==> flow/design.v <==
module module_alu (
    input [15:0] register_A,
    input [15:0] register_B,
	 input sendButton,
    input [2:0] opcode,
    output reg [15:0] result
);
    reg signed [15:0] operand_A;
    reg signed [15:0] operand_B;
    reg signed [31:0] result_c2;   
    parameter LOAD = 0, ADD = 1, ADDI = 2, SUB = 3, SUBI = 4, MUL = 5, CLEAR = 6, DISPLAY = 7;
    always @(*) begin
        result = 16'd0;
        operand_A = 16'd0;
        operand_B = 16'd0;
        result_c2 = 32'd0;
        if (opcode != LOAD && opcode != CLEAR && opcode != DISPLAY) begin
            operand_A = $signed(register_A);
            operand_B = $signed(register_B);
            case (opcode)
					 3'b001: result_c2 = operand_A + operand_B;   
					 3'b010: result_c2 = operand_A + operand_B;   
					 3'b011: result_c2 = operand_A - operand_B;   
					 3'b100: result_c2 = operand_A - operand_B;   
					 3'b101: result_c2 = operand_A * operand_B;   
					 default: result_c2 = result_c2;
				endcase
            if (result_c2 > 32767) begin
                result = 16'h7FFF;
            end else if (result_c2 < -32768) begin
                result = 16'h8000;
            end else begin
                result = result_c2[15:0];   
            end
        end
    end
endmodule
module memory (
    input wire clk,                 
    input wire reset,               
    input wire [3:0] read_reg1,     
    input wire [3:0] read_reg2,     
    input wire [3:0] write_reg,     
    input wire [15:0] write_data,   
    input wire reg_write_en,        
    output [15:0] read_data1,   
    output [15:0] read_data2    
);
    reg [15:0] registers [0:15];
    integer i;
	 assign read_data1 = registers[read_reg1];
	 assign read_data2 = registers[read_reg2];
    always @(posedge clk) begin
        if (reset) begin
            for (i = 0; i < 16; i = i + 1) begin
                registers[i] <= 16'b0;
            end
        end else if (reg_write_en) begin
            registers[write_reg] <= write_data;
        end
    end
endmodule
module lcd (
    input clk_50MHz,
    input reset_n,            
    input system_on,
    input display_enable,
    input [2:0] opcode_last,
    input [3:0] reg_number,
    input [15:0] reg_value,
    output reg [7:0] LCD_DATA,
    output reg LCD_RS,
    output reg LCD_EN,
    output LCD_RW,
    output wire LCD_ON
);
    assign LCD_RW = 1'b0;  
    assign LCD_ON = 1'b1;  
    localparam DELAY_15MS  = 750_000;     
    localparam DELAY_4_1MS = 205_000;     
    localparam DELAY_100US = 5_000;       
    localparam DELAY_40US  = 2_000;       
    localparam DELAY_2MS   = 100_000;     
    localparam [5:0]
        OFF = 0,
        POWER_ON = 1,
        WAIT_15MS = 2,
        FUNC_SET1 = 3,
        PULSE_EN = 4,
        WAIT_4_1MS = 5,
        FUNC_SET2 = 6,
        WAIT_100US1 = 7,
        FUNC_SET3 = 8,
        WAIT_100US2 = 9,
        FUNC_SET_FINAL = 10,
        WAIT_100US3 = 11,
        DISP_OFF = 12,
        WAIT_100US4 = 13,
        DISP_CLEAR = 14,
        WAIT_2MS = 15,
        ENTRY_MODE = 16,
        WAIT_100US5 = 17,
        DISP_ON = 18,
        IDLE = 20,
        SET_ADDR1 = 21,
        WAIT_ADDR1 = 22,
        WRITE_CHAR1 = 23,
        CHECK_LOOP1 = 24,
        SET_ADDR2 = 25,
        WAIT_ADDR2 = 26,
        WRITE_CHAR2 = 27,
        CHECK_LOOP2 = 28,
        CLEAR_SCREEN = 29;
    reg [5:0] state;
    reg [5:0] next_state_after_pulse;
    reg [19:0] delay_cnt;
    reg [4:0] char_index;
    reg [7:0] line1 [0:15];
    reg [7:0] line2 [0:15];
    reg write_pending;
    reg clear_pending;
    reg init_mode;
    reg lcd_ready;  
    wire signed [15:0] signed_value = reg_value;
    reg [15:0] abs_value;
    reg negative;
    reg [19:0] bcd;
    integer i, j;
    always @(*) begin
        negative = (signed_value < 0);
        if (signed_value == 16'sh8000)
            abs_value = 32768;
        else
            abs_value = negative ? -signed_value : signed_value;
        bcd = 0;
        for (i = 15; i >= 0; i = i - 1) begin
            if (bcd[3:0] >= 5) bcd[3:0] = bcd[3:0] + 3;
            if (bcd[7:4] >= 5) bcd[7:4] = bcd[7:4] + 3;
            if (bcd[11:8] >= 5) bcd[11:8] = bcd[11:8] + 3;
            if (bcd[15:12] >= 5) bcd[15:12] = bcd[15:12] + 3;
            if (bcd[19:16] >= 5) bcd[19:16] = bcd[19:16] + 3;
            bcd = {bcd[18:0], abs_value[i]};
        end
    end
    always @(posedge clk_50MHz) begin
        if (!reset_n) begin
            state <= OFF;
            LCD_EN <= 0;
            LCD_RS <= 0;
            LCD_DATA <= 0;
            write_pending <= 0;
            clear_pending <= 0;
            init_mode <= 0;
            lcd_ready <= 0;
            delay_cnt <= 0;
            char_index <= 0;
            for (j = 0; j < 16; j = j + 1) begin
                line1[j] <= " ";
                line2[j] <= " ";
            end
        end else begin
            if (!system_on) begin
                state <= OFF;
                LCD_EN <= 0;
                LCD_RS <= 0;
                LCD_DATA <= 0;
                lcd_ready <= 0;
                for (j = 0; j < 16; j = j + 1) begin
                    line1[j] <= " ";
                    line2[j] <= " ";
                end
            end else begin
                case (state)
                    OFF: begin
                        LCD_DATA <= 8'h00;
                        LCD_EN <= 0;
                        LCD_RS <= 0;
                        lcd_ready <= 0;
                        state <= POWER_ON;
                    end
                    POWER_ON: begin
                        init_mode <= 1;
                        delay_cnt <= 0;
                        state <= WAIT_15MS;
                    end
                    WAIT_15MS: begin
                        delay_cnt <= delay_cnt + 1;
                        if (delay_cnt >= DELAY_15MS) begin
                            delay_cnt <= 0;
                            state <= FUNC_SET1;
                        end
                    end
                    FUNC_SET1: begin
                        LCD_RS <= 0;
                        LCD_DATA <= 8'h30;
                        next_state_after_pulse <= WAIT_4_1MS;
                        state <= PULSE_EN;
                    end
                    WAIT_4_1MS: begin
                        delay_cnt <= delay_cnt + 1;
                        if (delay_cnt >= DELAY_4_1MS) begin
                            delay_cnt <= 0;
                            state <= FUNC_SET2;
                        end
                    end
                    FUNC_SET2: begin
                        LCD_RS <= 0;
                        LCD_DATA <= 8'h30;
                        next_state_after_pulse <= WAIT_100US1;
                        state <= PULSE_EN;
                    end
                    WAIT_100US1: begin
                        delay_cnt <= delay_cnt + 1;
                        if (delay_cnt >= DELAY_100US) begin
                            delay_cnt <= 0;
                            state <= FUNC_SET3;
                        end
                    end
                    FUNC_SET3: begin
                        LCD_RS <= 0;
                        LCD_DATA <= 8'h30;
                        next_state_after_pulse <= WAIT_100US2;
                        state <= PULSE_EN;
                    end
                    WAIT_100US2: begin
                        delay_cnt <= delay_cnt + 1;
                        if (delay_cnt >= DELAY_100US) begin
                            delay_cnt <= 0;
                            state <= FUNC_SET_FINAL;
                        end
                    end
                    FUNC_SET_FINAL: begin
                        LCD_RS <= 0;
                        LCD_DATA <= 8'h38;  
                        next_state_after_pulse <= WAIT_100US3;
                        state <= PULSE_EN;
                    end
                    WAIT_100US3: begin
                        delay_cnt <= delay_cnt + 1;
                        if (delay_cnt >= DELAY_100US) begin
                            delay_cnt <= 0;
                            state <= DISP_OFF;
                        end
                    end
                    DISP_OFF: begin
                        LCD_RS <= 0;
                        LCD_DATA <= 8'h08;
                        next_state_after_pulse <= WAIT_100US4;
                        state <= PULSE_EN;
                    end
                    WAIT_100US4: begin
                        delay_cnt <= delay_cnt + 1;
                        if (delay_cnt >= DELAY_100US) begin
                            delay_cnt <= 0;
                            state <= DISP_CLEAR;
                        end
                    end
                    DISP_CLEAR: begin
                        LCD_RS <= 0;
                        LCD_DATA <= 8'h01;  
                        next_state_after_pulse <= WAIT_2MS;
                        state <= PULSE_EN;
                    end
                    WAIT_2MS: begin
                        delay_cnt <= delay_cnt + 1;
                        if (delay_cnt >= DELAY_2MS) begin
                            delay_cnt <= 0;
                            if (init_mode)
                                state <= ENTRY_MODE;
                            else begin
                                state <= IDLE;
                                clear_pending <= 0;
                            end
                        end
                    end
                    ENTRY_MODE: begin
                        LCD_RS <= 0;
                        LCD_DATA <= 8'h06;  
                        next_state_after_pulse <= WAIT_100US5;
                        state <= PULSE_EN;
                    end
                    WAIT_100US5: begin
                        delay_cnt <= delay_cnt + 1;
                        if (delay_cnt >= DELAY_100US) begin
                            delay_cnt <= 0;
                            state <= DISP_ON;
                        end
                    end
                    DISP_ON: begin
                        LCD_RS <= 0;
                        LCD_DATA <= 8'h0C;  
                        next_state_after_pulse <= IDLE;
                        state <= PULSE_EN;
                    end
                    IDLE: begin
                        init_mode <= 0;
                        lcd_ready <= 1;   
                        LCD_EN <= 0;
                        if (display_enable && lcd_ready) begin
                            for (j = 0; j < 16; j = j + 1) begin
                                line1[j] <= " ";
                                line2[j] <= " ";
                            end
                            case (opcode_last)
                                3'b000: begin 
                                    line1[0] <= "L"; line1[1] <= "O"; line1[2] <= "A"; line1[3] <= "D"; 
                                end
                                3'b001: begin 
                                    line1[0] <= "A"; line1[1] <= "D"; line1[2] <= "D"; 
                                end
                                3'b010: begin 
                                    line1[0] <= "A"; line1[1] <= "D"; line1[2] <= "D"; line1[3] <= "I"; 
                                end
                                3'b011: begin 
                                    line1[0] <= "S"; line1[1] <= "U"; line1[2] <= "B"; 
                                end
                                3'b100: begin 
                                    line1[0] <= "S"; line1[1] <= "U"; line1[2] <= "B"; line1[3] <= "I"; 
                                end
                                3'b101: begin 
                                    line1[0] <= "M"; line1[1] <= "U"; line1[2] <= "L"; 
                                end
                                3'b110: begin
                                    line1[0] <= "C"; line1[1] <= "L"; line1[2] <= "E";
                                    line1[3] <= "A"; line1[4] <= "R";
                                end
                                3'b111: begin 
                                    line1[0] <= "D"; line1[1] <= "P"; line1[2] <= "L"; 
                                end
                                default: begin 
                                end
                            endcase
                            if (opcode_last == 3'b110) begin
                                clear_pending <= 0;
                            end else begin
                                line2[0] <= "[";
										  line2[1] <= 8'h30 + reg_number[3];
                                line2[2] <= 8'h30 + reg_number[2];
                                line2[3] <= 8'h30 + reg_number[1];
                                line2[4] <= 8'h30 + reg_number[0];
                                line2[5] <= "]";
                                line2[10] <= negative ? "-" : "+";
                                line2[11] <= (bcd[19:16] == 0) ? " " : 8'h30 + bcd[19:16];
                                line2[12] <= (bcd[15:12] == 0 && bcd[19:16] == 0) ? " " : 8'h30 + bcd[15:12];
                                line2[13] <= 8'h30 + bcd[11:8];
                                line2[14] <= 8'h30 + bcd[7:4];
                                line2[15] <= 8'h30 + bcd[3:0];
                                clear_pending <= 0;
                            end
                            write_pending <= 1;
                            lcd_ready <= 0;   
                            state <= IDLE;    
                        end else if (write_pending) begin
                            if (clear_pending) begin
                                state <= CLEAR_SCREEN;
                                write_pending <= 0;
                            end else begin
                                char_index <= 0;
                                state <= SET_ADDR1;
                            end
                        end
                    end
                    SET_ADDR1: begin
                        LCD_RS <= 0;
                        LCD_DATA <= 8'h80;   
                        next_state_after_pulse <= WAIT_ADDR1;
                        state <= PULSE_EN;
                    end
                    WAIT_ADDR1: begin
                        delay_cnt <= delay_cnt + 1;
                        if (delay_cnt >= DELAY_40US) begin
                            delay_cnt <= 0;
                            state <= WRITE_CHAR1;
                        end
                    end
                    WRITE_CHAR1: begin
                        LCD_RS <= 1;
                        LCD_DATA <= line1[char_index];
                        next_state_after_pulse <= CHECK_LOOP1;
                        state <= PULSE_EN;
                    end
                    CHECK_LOOP1: begin
                        delay_cnt <= delay_cnt + 1;
                        if (delay_cnt >= DELAY_40US) begin
                            delay_cnt <= 0;
                            if (char_index == 15) begin
                                char_index <= 0;
                                state <= SET_ADDR2;
                            end else begin
                                char_index <= char_index + 1;
                                state <= WRITE_CHAR1;
                            end
                        end
                    end
                    SET_ADDR2: begin
                        LCD_RS <= 0;
                        LCD_DATA <= 8'hC0;  
                        next_state_after_pulse <= WAIT_ADDR2;
                        state <= PULSE_EN;
                    end
                    WAIT_ADDR2: begin
                        delay_cnt <= delay_cnt + 1;
                        if (delay_cnt >= DELAY_40US) begin
                            delay_cnt <= 0;
                            state <= WRITE_CHAR2;
                        end
                    end
                    WRITE_CHAR2: begin
                        LCD_RS <= 1;
                        LCD_DATA <= line2[char_index];
                        next_state_after_pulse <= CHECK_LOOP2;
                        state <= PULSE_EN;
                    end
                    CHECK_LOOP2: begin
                        delay_cnt <= delay_cnt + 1;
                        if (delay_cnt >= DELAY_40US) begin
                            delay_cnt <= 0;
                            if (char_index == 15) begin
                                char_index <= 0;
                                write_pending <= 0;
                                state <= IDLE;
                            end else begin
                                char_index <= char_index + 1;
                                state <= WRITE_CHAR2;
                            end
                        end
                    end
                    CLEAR_SCREEN: begin
                        LCD_RS <= 0;
                        LCD_DATA <= 8'h01;
                        next_state_after_pulse <= WAIT_2MS;
                        state <= PULSE_EN;
                    end
                    PULSE_EN: begin
                        if (delay_cnt == 0) begin
                            LCD_EN <= 1;
                        end
                        delay_cnt <= delay_cnt + 1;
                        if (delay_cnt >= DELAY_40US) begin
                            LCD_EN <= 0;
                            delay_cnt <= 0;
                            state <= next_state_after_pulse;
                        end
                    end
                    default: begin
                        state <= OFF;
                    end
                endcase
            end
        end
    end
endmodule
module module_mini_cpu(
    input clk,               
    input rst,               
    input power,             
    input send,              
    input [17:0] switches,   
    output wire [7:0] data,  
    output wire rs,          
    output wire rw,          
    output wire en,          
    output wire lcd_on,      
    output wire lcd_blon     
);
    localparam OFF        = 3'd0;
    localparam IDLE       = 3'd1;
    localparam FETCH      = 3'd2;
    localparam DECODE     = 3'd3;
    localparam EXECUTE    = 3'd4;
    localparam UPDATE_LCD = 3'd5;
    reg [2:0] state;
    reg system_on;
    reg prev_power;
    reg prev_send;
    reg [2:0] opcode;
    reg [3:0] dest_reg;
    reg [3:0] src1_reg;
    reg [3:0] src2_reg;
    reg [15:0] immediate;
    reg use_immediate;
    reg is_load;
    wire [15:0] mem_read_data1;
    wire [15:0] mem_read_data2;
    reg [3:0] mem_read_addr1;
    reg [3:0] mem_read_addr2;
    reg [3:0] mem_write_addr;
    reg [15:0] mem_write_data;
    reg mem_write_en;
    reg mem_reset;
    wire [15:0] alu_result;
    wire [15:0] alu_in_A;
    wire [15:0] alu_in_B;
    assign alu_in_A = mem_read_data1;
    assign alu_in_B = (use_immediate) ? immediate : mem_read_data2;
    reg lcd_update_en;
    wire [15:0] lcd_reg_value;
    memory mem_inst (
        .clk(clk),
        .reset(mem_reset),
        .read_reg1(mem_read_addr1),
        .read_reg2(mem_read_addr2),
        .write_reg(mem_write_addr),
        .write_data(mem_write_data),
        .reg_write_en(mem_write_en),
        .read_data1(mem_read_data1),
        .read_data2(mem_read_data2)
    );
    module_alu alu_inst (
        .register_A(alu_in_A),
        .register_B(alu_in_B),
		  .sendButton(send),
        .opcode(opcode),
        .result(alu_result)
    );
    lcd lcd_inst (
        .clk_50MHz(clk),
        .reset_n(system_on & ~rst),     
        .system_on(system_on),
        .display_enable(lcd_update_en),
        .opcode_last(opcode),
        .reg_number(src1_reg),  
        .reg_value(lcd_reg_value),
        .LCD_DATA(data),
        .LCD_RS(rs),
        .LCD_EN(en),
        .LCD_RW(rw),
        .LCD_ON(lcd_on) 
    );
    assign lcd_reg_value = (opcode == 3'b111) ? mem_read_data1 : mem_write_data;
    assign lcd_blon = 1'b0;
    always @(posedge clk) begin
      if (rst) begin
        state <= OFF;
        system_on <= 0;
        prev_power <= 1;
        prev_send <= 1;
        mem_read_addr1 <= 0;
        mem_read_addr2 <= 0;
        mem_write_addr <= 0;
        mem_write_data <= 0;
        mem_write_en <= 0;
        mem_reset <= 0;
        lcd_update_en <= 0;
      end else begin
        prev_power <= power;
        prev_send <= send;
        if (power && !prev_power) begin
            system_on <= ~system_on;
            if (system_on) begin
                state <= OFF;
                mem_reset <= 1;
            end else begin      
                state <= IDLE;
                mem_reset <= 1;  
            end
        end
        if (system_on) begin
            if (mem_reset) begin
                mem_reset <= 0;
            end
            case (state)
                OFF: begin
                    mem_write_en <= 0;
                    lcd_update_en <= 0;
                end
                IDLE: begin
                    mem_write_en <= 0;
                    lcd_update_en <= 0;
                    if (send && !prev_send) begin
                        state <= FETCH;
                    end
                end
                FETCH: begin
                    state <= DECODE;
                end
                DECODE: begin
                    if (switches[17:15] == 3'b010 || switches[17:15] == 3'b100 || switches[17:15] == 3'b101) begin 
                        opcode <= switches[17:15];
                        dest_reg <= switches[14:11];
                        src1_reg <= switches[10:7];
                        immediate <= switches[6] ? -{10'd0, switches[5:0]} : {10'd0, switches[5:0]};
                        use_immediate <= 1;
                        is_load <= 0;
                        mem_read_addr1 <= switches[10:7];
                        mem_read_addr2 <= 4'b0;  
                    end
                    else if (switches[17:15] == 3'b001 || switches[17:15] == 3'b011) begin 
                        opcode <= switches[17:15];
                        dest_reg <= switches[14:11];
                        src1_reg <= switches[10:7];
                        src2_reg <= switches[6:3];
                        use_immediate <= 0;
                        is_load <= 0;
                        mem_read_addr1 <= switches[10:7];
                        mem_read_addr2 <= switches[6:3];
                    end
                    else if (switches[17:15] == 3'b000) begin 
                        opcode <= 3'b000;
                        dest_reg <= switches[14:11];
                        immediate <= switches[10] ? -{10'd0, switches[9:4]} : {10'd0, switches[9:4]};
                        use_immediate <= 1;
                        is_load <= 1;
                    end
                    else begin 
                        if (switches[17:15] == 3'b111) begin  
                            opcode <= 3'b111;
                            src1_reg <= switches[14:11];  
                            mem_read_addr1 <= switches[14:11];  
                            use_immediate <= 0;
                            is_load <= 0;
                        end else begin  
                            opcode <= 3'b110;
                            mem_reset <= 1;
                            use_immediate <= 0;
                            is_load <= 0;
                        end
                    end
                    state <= EXECUTE;
                end
                EXECUTE: begin
                    if (opcode == 3'b110) begin
                        mem_reset <= 0;
                    end
                    if (opcode != 3'b111 && opcode != 3'b110) begin
                        mem_write_en <= 1;
                        mem_write_addr <= dest_reg;
                        if (is_load) mem_write_data <= immediate;
                        else mem_write_data <= alu_result;
                    end
                    state <= UPDATE_LCD;
                end
                UPDATE_LCD: begin
                    mem_write_en <= 0;
                    if (opcode != 3'b111) src1_reg <= dest_reg;
                    lcd_update_en <= 1;
                    state <= IDLE;
                end
                default: state <= IDLE;
            endcase
        end
      end
    end
endmodule
======== Reports on module_mini_cpu ========
What the tools print for module_mini_cpu, step after step.
Lines are those of the file above, counted from 1.
Operators: Yosys type, input widths -> output width; for muxes data width and select width s.
Cell names lack the library's common part.
A cell with n/a has no value.
inputs
  design top .............................. module_mini_cpu
  clock ................................... clk
  library ................................. sky130hd
  timing corner ........................... tt_025C_1v80

======== Elaborated design ========
Counts by Yosys on the flattened word-level netlist (proc, flatten, opt, wreduce). Print and check cells are left out.
Memory sizes are those after Yosys's memory passes, which may raise the word count (mostly to a power of two), join words into wider ones and drop unused or constant bits.
storage and ports
  register bits after elaboration ......... 253
  bits in latches ......................... 0
  bits in writable memories ............... 256
  bits in read-only memories .............. 0
  memory cells ............................ 1
  input bits .............................. 22
  output and inout port bits .............. 13
memory list
  memory              words  bits a word  line  source
  mem_inst.registers  16     16           49    reg [15:0] registers [0:15];
cells by class
  add/subtract/negate cells ............... 81
  $mul .................................... 1
  div/mod/pow operators ................... 0
  $lt $le $gt $ge ......................... 73
  eq/ne operators ......................... 93
  shift-type cells ........................ 0
  multiplexer cells ....................... 198
  bitwise logic cells ..................... 3
  reduce/logical cells .................... 75
operators by type and width
  operator              number
  $mul 16x16->32        1
  $mux 4                73
  $ge 4x3->1 const B    60
  $mux 16               15
  $add 4x2->4 const B   50
  $pmux 20 s6           1
  $pmux 8 s13           1
  $pmux 6 s17           1
  $mux 20               5
  $pmux 32 s3           1
  $mux 8                12
  $pmux 8 s6            2
  $mux 6                15
  $pmux 8 s11           1
  $pmux 8 s5            2
  $eq 6x5->1 const B    13
  $pmux 6 s12           1
  $mux 3                19
  $eq 6x4->1 const B    8
  $ne 2x1->1 const B    18
  $add 6x4->7 const A   5
  $gt 32x16->1 const B  1
  $lt 32x16->1 const B  1
  $eq 4x4->1 const B    8
  $neg 6->16            2
  $mux 32               1
  $add 3x2->3 const B   10
  $add 6x1->7 const A   4
Not listed: further kinds 63, cells in them 193.

======== Depth ========
Yosys ltp: most cells in a row. Word level: on the elaborated netlist, between registers, memories and ports. Mapped: between sequential cells and ports; inverters and the memories' decode and read muxes count.
logic depth
  depth after elaboration ................. 39
  ABC_AREA ................................ 0
  gate-level depth with buffers ........... 86
  gate-level depth less buffers ........... 82

======== Mapped cells and area ========
Yosys stat after the flow's synthesis: flattened, memories mapped to cells. It holds for the ABC_AREA given above (unset counts as 0); a run with the other value may have another netlist.
Totals and module areas in this step are rounded.
synthesis totals
  cells in the netlist .................... 4093
  mapped area ............................. 38800 um^2
  sequential area ......................... 11400 um^2
  mapped flip-flops ....................... 429
  buffer cells ............................ 224
cell types
  type      number
  edfxtp_1  285
  fa_1      264
  dfxtp_1   144
  mux4_2    123
  ha_1      166
  and2_1    290
  nand2_1   390
  nor2_1    387
  inv_1     375
  a21oi_1   213
  mux2i_1   87
  o21ai_0   146
  clkbuf_1  172
  mux2_2    53
  xnor2_1   58
  nand3_1   80
  nand2b_1  43
  nor3_1    49
Not listed: further types 86, cells in them 768.
The figures by module come from a second, unflattened synthesis with its own total; it is not the netlist above.
unflattened totals
  cell total of the unflattened synthesis .. 4225
  area total of the unflattened synthesis .. 40300 um^2
Each row is one instance without its submodules.
modules
  module           times used  cells  area (um^2)
  memory           1           859    13400
  module_alu       1           1501   12400
  lcd              1           1525   11000
  module_mini_cpu  1           340    3410

======== Path before layout ========
Path of least setup slack by OpenSTA after synthesis, without wires, with an ideal clock, recovery checks aside; 20% of the period is set as input and as output delay. Where synthesis merged equal registers, the netlist keeps one of their names.
path post-synthesis
  kind .................................... register to register
  start ................................... reg (no name shown)
  end ..................................... reg lcd_inst.line2[15][2]
  clock period ............................ 20.0 ns
  library setup time ...................... 0.117 ns
  time at the first pin ................... 0.000 ns
  arrival ................................. 14.908 ns
  setup slack ............................. 4.975 ns
  path delay .............................. 15.025 ns
  driving pins on the path ................ 83
  synthesis period reached ................ 15.025 ns
"path delay" is the arrival time less input delay plus setup time.
"driving pins on the path" counts driving pins, that of a launching flip-flop among them; a cell with two outputs on the path counts twice.
"synthesis period reached" is the clock period less the worst setup slack; recovery checks do not enter. This is arithmetic on one report: input and output delays are still those of the set period (20% each).
At most two assigning lines are given for a register; there are more.
between the ends, post-synthesis
  cell sequence ........................... dfxtp_1 -> buf_2 -> buf_2 -> buf_1 -> mux4_2 -> mux2_2 -> o21ai_1 -> nor2_1 -> a21oi_1 -> ha_1 -> inv_1 -> a311oi_1 -> nor4b_2 -> a22oi_1 -> a211oi_4 -> ha_1 -> inv_1 -> ha_1 -> (+47 left out) -> nor3_1 -> a211o_1 -> a2bb2oi_1 -> clkbuf_1 -> nand2b_1 -> a21oi_1 -> xnor2_1 -> ha_1 -> nand2b_1 -> nand2_1 -> a21oi_1 -> nor3_1 -> xnor2_1 -> ha_1 -> nand2b_1 -> a21boi_0 -> mux2i_1 -> a22o_1
ends and longest elaborated chain, post-synthesis
  what              line  source
  end: assignment   159   line2[j] <= " ";
  end: assignment   170   line2[j] <= " ";
  end: declaration  119   reg [7:0] line2 [0:15];
Chain of elaborated cells between the ends: none given.

======== Path in the finished layout ========
Path of least setup slack in the final report of record 1 (OpenROAD, finished layout, wires in). Where an end is a register, its clock arrival counts in the times.
path after layout
  kind .................................... register to register
  start ................................... reg (no name shown)
  end ..................................... reg lcd_inst.line2[14][0]
  clock period ............................ 10.0 ns
  library setup time ...................... 0.07 ns
  time at the first pin ................... 0.63 ns
  arrival ................................. 14.11 ns
  setup slack ............................. -3.55 ns
  driving pins on the path ................ 83
At most two assigning lines are given for a register; there are more.
between the ends, after layout
  cell sequence ........................... dfxtp_4 -> mux4_2 -> mux2_4 -> o21ai_2 -> buf_4 -> nor2_2 -> a21oi_2 -> ha_2 -> inv_2 -> a311oi_4 -> nor4b_4 -> a22oi_2 -> a211oi_4 -> ha_2 -> inv_2 -> ha_4 -> a21oi_4 -> xnor2_2 -> (+47 left out) -> a211o_1 -> a2bb2oi_2 -> nand2b_4 -> a21oi_4 -> xnor2_2 -> ha_2 -> nand2b_4 -> o21ai_2 -> a21oi_2 -> nor3_2 -> xnor2_1 -> buf_4 -> ha_4 -> nand2b_4 -> nand2_2 -> mux2i_2 -> nand3_1 -> a21oi_1
ends and longest elaborated chain, after layout
  what              line  source
  end: assignment   159   line2[j] <= " ";
  end: assignment   170   line2[j] <= " ";
  end: declaration  119   reg [7:0] line2 [0:15];
Chain of elaborated cells between the ends: none given.

Settings and measured results of 5 stored flow runs for module module_mini_cpu (sky130hd), not sorted in any way. The constraints put input and output delay at 20% of the set period each and load the outputs with 0.01 pF.
"period achieved" means the clock period less the worst setup slack. The figure is calculated, with input and output delays left at 20% of the set period.
By "critical setup path time" is meant the share of the clock period that the worst setup path is allowed (20% is reserved at inputs, 20% at outputs), minus its slack. Clock arrival times at its registers enter into it.
"total power after layout": no workload was simulated; the value follows from the tool's default switching activity.
Results are given in rounded form.

---- record 1 ----
settings
  CELL_PAD_IN_SITES_GLOBAL_PLACEMENT = 2
  CORE_ASPECT_RATIO = 0.62
  CORE_UTILIZATION = 26
  GPL_ROUTABILITY_DRIVEN = 1
  PLACE_DENSITY_LB_ADDON = 0.25
  SETUP_SLACK_MARGIN = 1.4
  TNS_END_PERCENT = 25
  period_ns = 10.0
  CAP_MARGIN = 20
  CORE_MARGIN = 2
  SLEW_MARGIN = 20
results
  post-route utilization .................. 34.0 %
  total power after layout ................ 7.74 mW
  lowest hold slack ....................... 0.445 ns
  std-cell area (final layout) ............ 50400 um^2
  critical setup path time ................ 13.55 ns
  worst setup path type ................... register to register
  die footprint ........................... 153000 um^2
  setup TNS ............................... -70.6 ns
  worst setup slack after layout .......... -3.55 ns
  period achieved ......................... 13.552 ns
  synthesis area .......................... 38800 um^2

---- record 2 ----
settings
  ABC_AREA = 0
  CORE_MARGIN = 8
  CORE_UTILIZATION = 50
  CTS_CLUSTER_DIAMETER = 128
  CTS_CLUSTER_SIZE = 84
  GPL_ROUTABILITY_DRIVEN = 0
  GPL_TIMING_DRIVEN = 1
  MAX_ROUTING_LAYER = met4
  PLACE_DENSITY_LB_ADDON = 0.16
  SETUP_SLACK_MARGIN = 3.47
  SLEW_MARGIN = 35
  period_ns = 12.7
  CAP_MARGIN = 20
results
  post-route utilization .................. 59.7 %
  total power after layout ................ 5.07 mW
  lowest hold slack ....................... 0.416 ns
  std-cell area (final layout) ............ 46100 um^2
  critical setup path time ................ 13.30 ns
  worst setup path type ................... register to register
  die footprint ........................... 86800 um^2
  setup TNS ............................... -8.03 ns
  worst setup slack after layout .......... -0.605 ns
  period achieved ......................... 13.305 ns
  synthesis area .......................... 38800 um^2

---- record 3 ----
settings
  CORE_UTILIZATION = 40
  PLACE_DENSITY = 0.6
  SETUP_SLACK_MARGIN = 1.98
  period_ns = 18.2
  CAP_MARGIN = 20
  CORE_MARGIN = 2
  SLEW_MARGIN = 20
results
  post-route utilization .................. 44.0 %
  total power after layout ................ 3.48 mW
  lowest hold slack ....................... 0.413 ns
  std-cell area (final layout) ............ 42400 um^2
  critical setup path time ................ 15.25 ns
  worst setup path type ................... register to register
  die footprint ........................... 99600 um^2
  setup TNS ............................... 0.000 ns
  worst setup slack after layout .......... 2.95 ns
  period achieved ......................... 15.251 ns
  synthesis area .......................... 38800 um^2

---- record 4 ----
settings
  CELL_PAD_IN_SITES_DETAIL_PLACEMENT = 2
  CORE_UTILIZATION = 47
  CTS_CLUSTER_SIZE = 26
  MAX_ROUTING_LAYER = met4
  MIN_ROUTING_LAYER = met2
  PLACE_DENSITY = 0.67
  SLEW_MARGIN = 20
  period_ns = 30.2
  CAP_MARGIN = 20
  CORE_MARGIN = 2
results
  incomplete, routing halted on GRT-0116

---- record 5 ----
settings
  CORE_UTILIZATION = 40
  PLACE_DENSITY = 0.6
  period_ns = 13.2
  CAP_MARGIN = 20
  CORE_MARGIN = 2
  SLEW_MARGIN = 20
results
  post-route utilization .................. 46.2 %
  total power after layout ................ 5.06 mW
  lowest hold slack ....................... 0.384 ns
  std-cell area (final layout) ............ 44600 um^2
  critical setup path time ................ 13.65 ns
  worst setup path type ................... register to register
  die footprint ........................... 99600 um^2
  setup TNS ............................... -4.42 ns
  worst setup slack after layout .......... -0.448 ns
  period achieved ......................... 13.648 ns
  synthesis area .......................... 38800 um^2
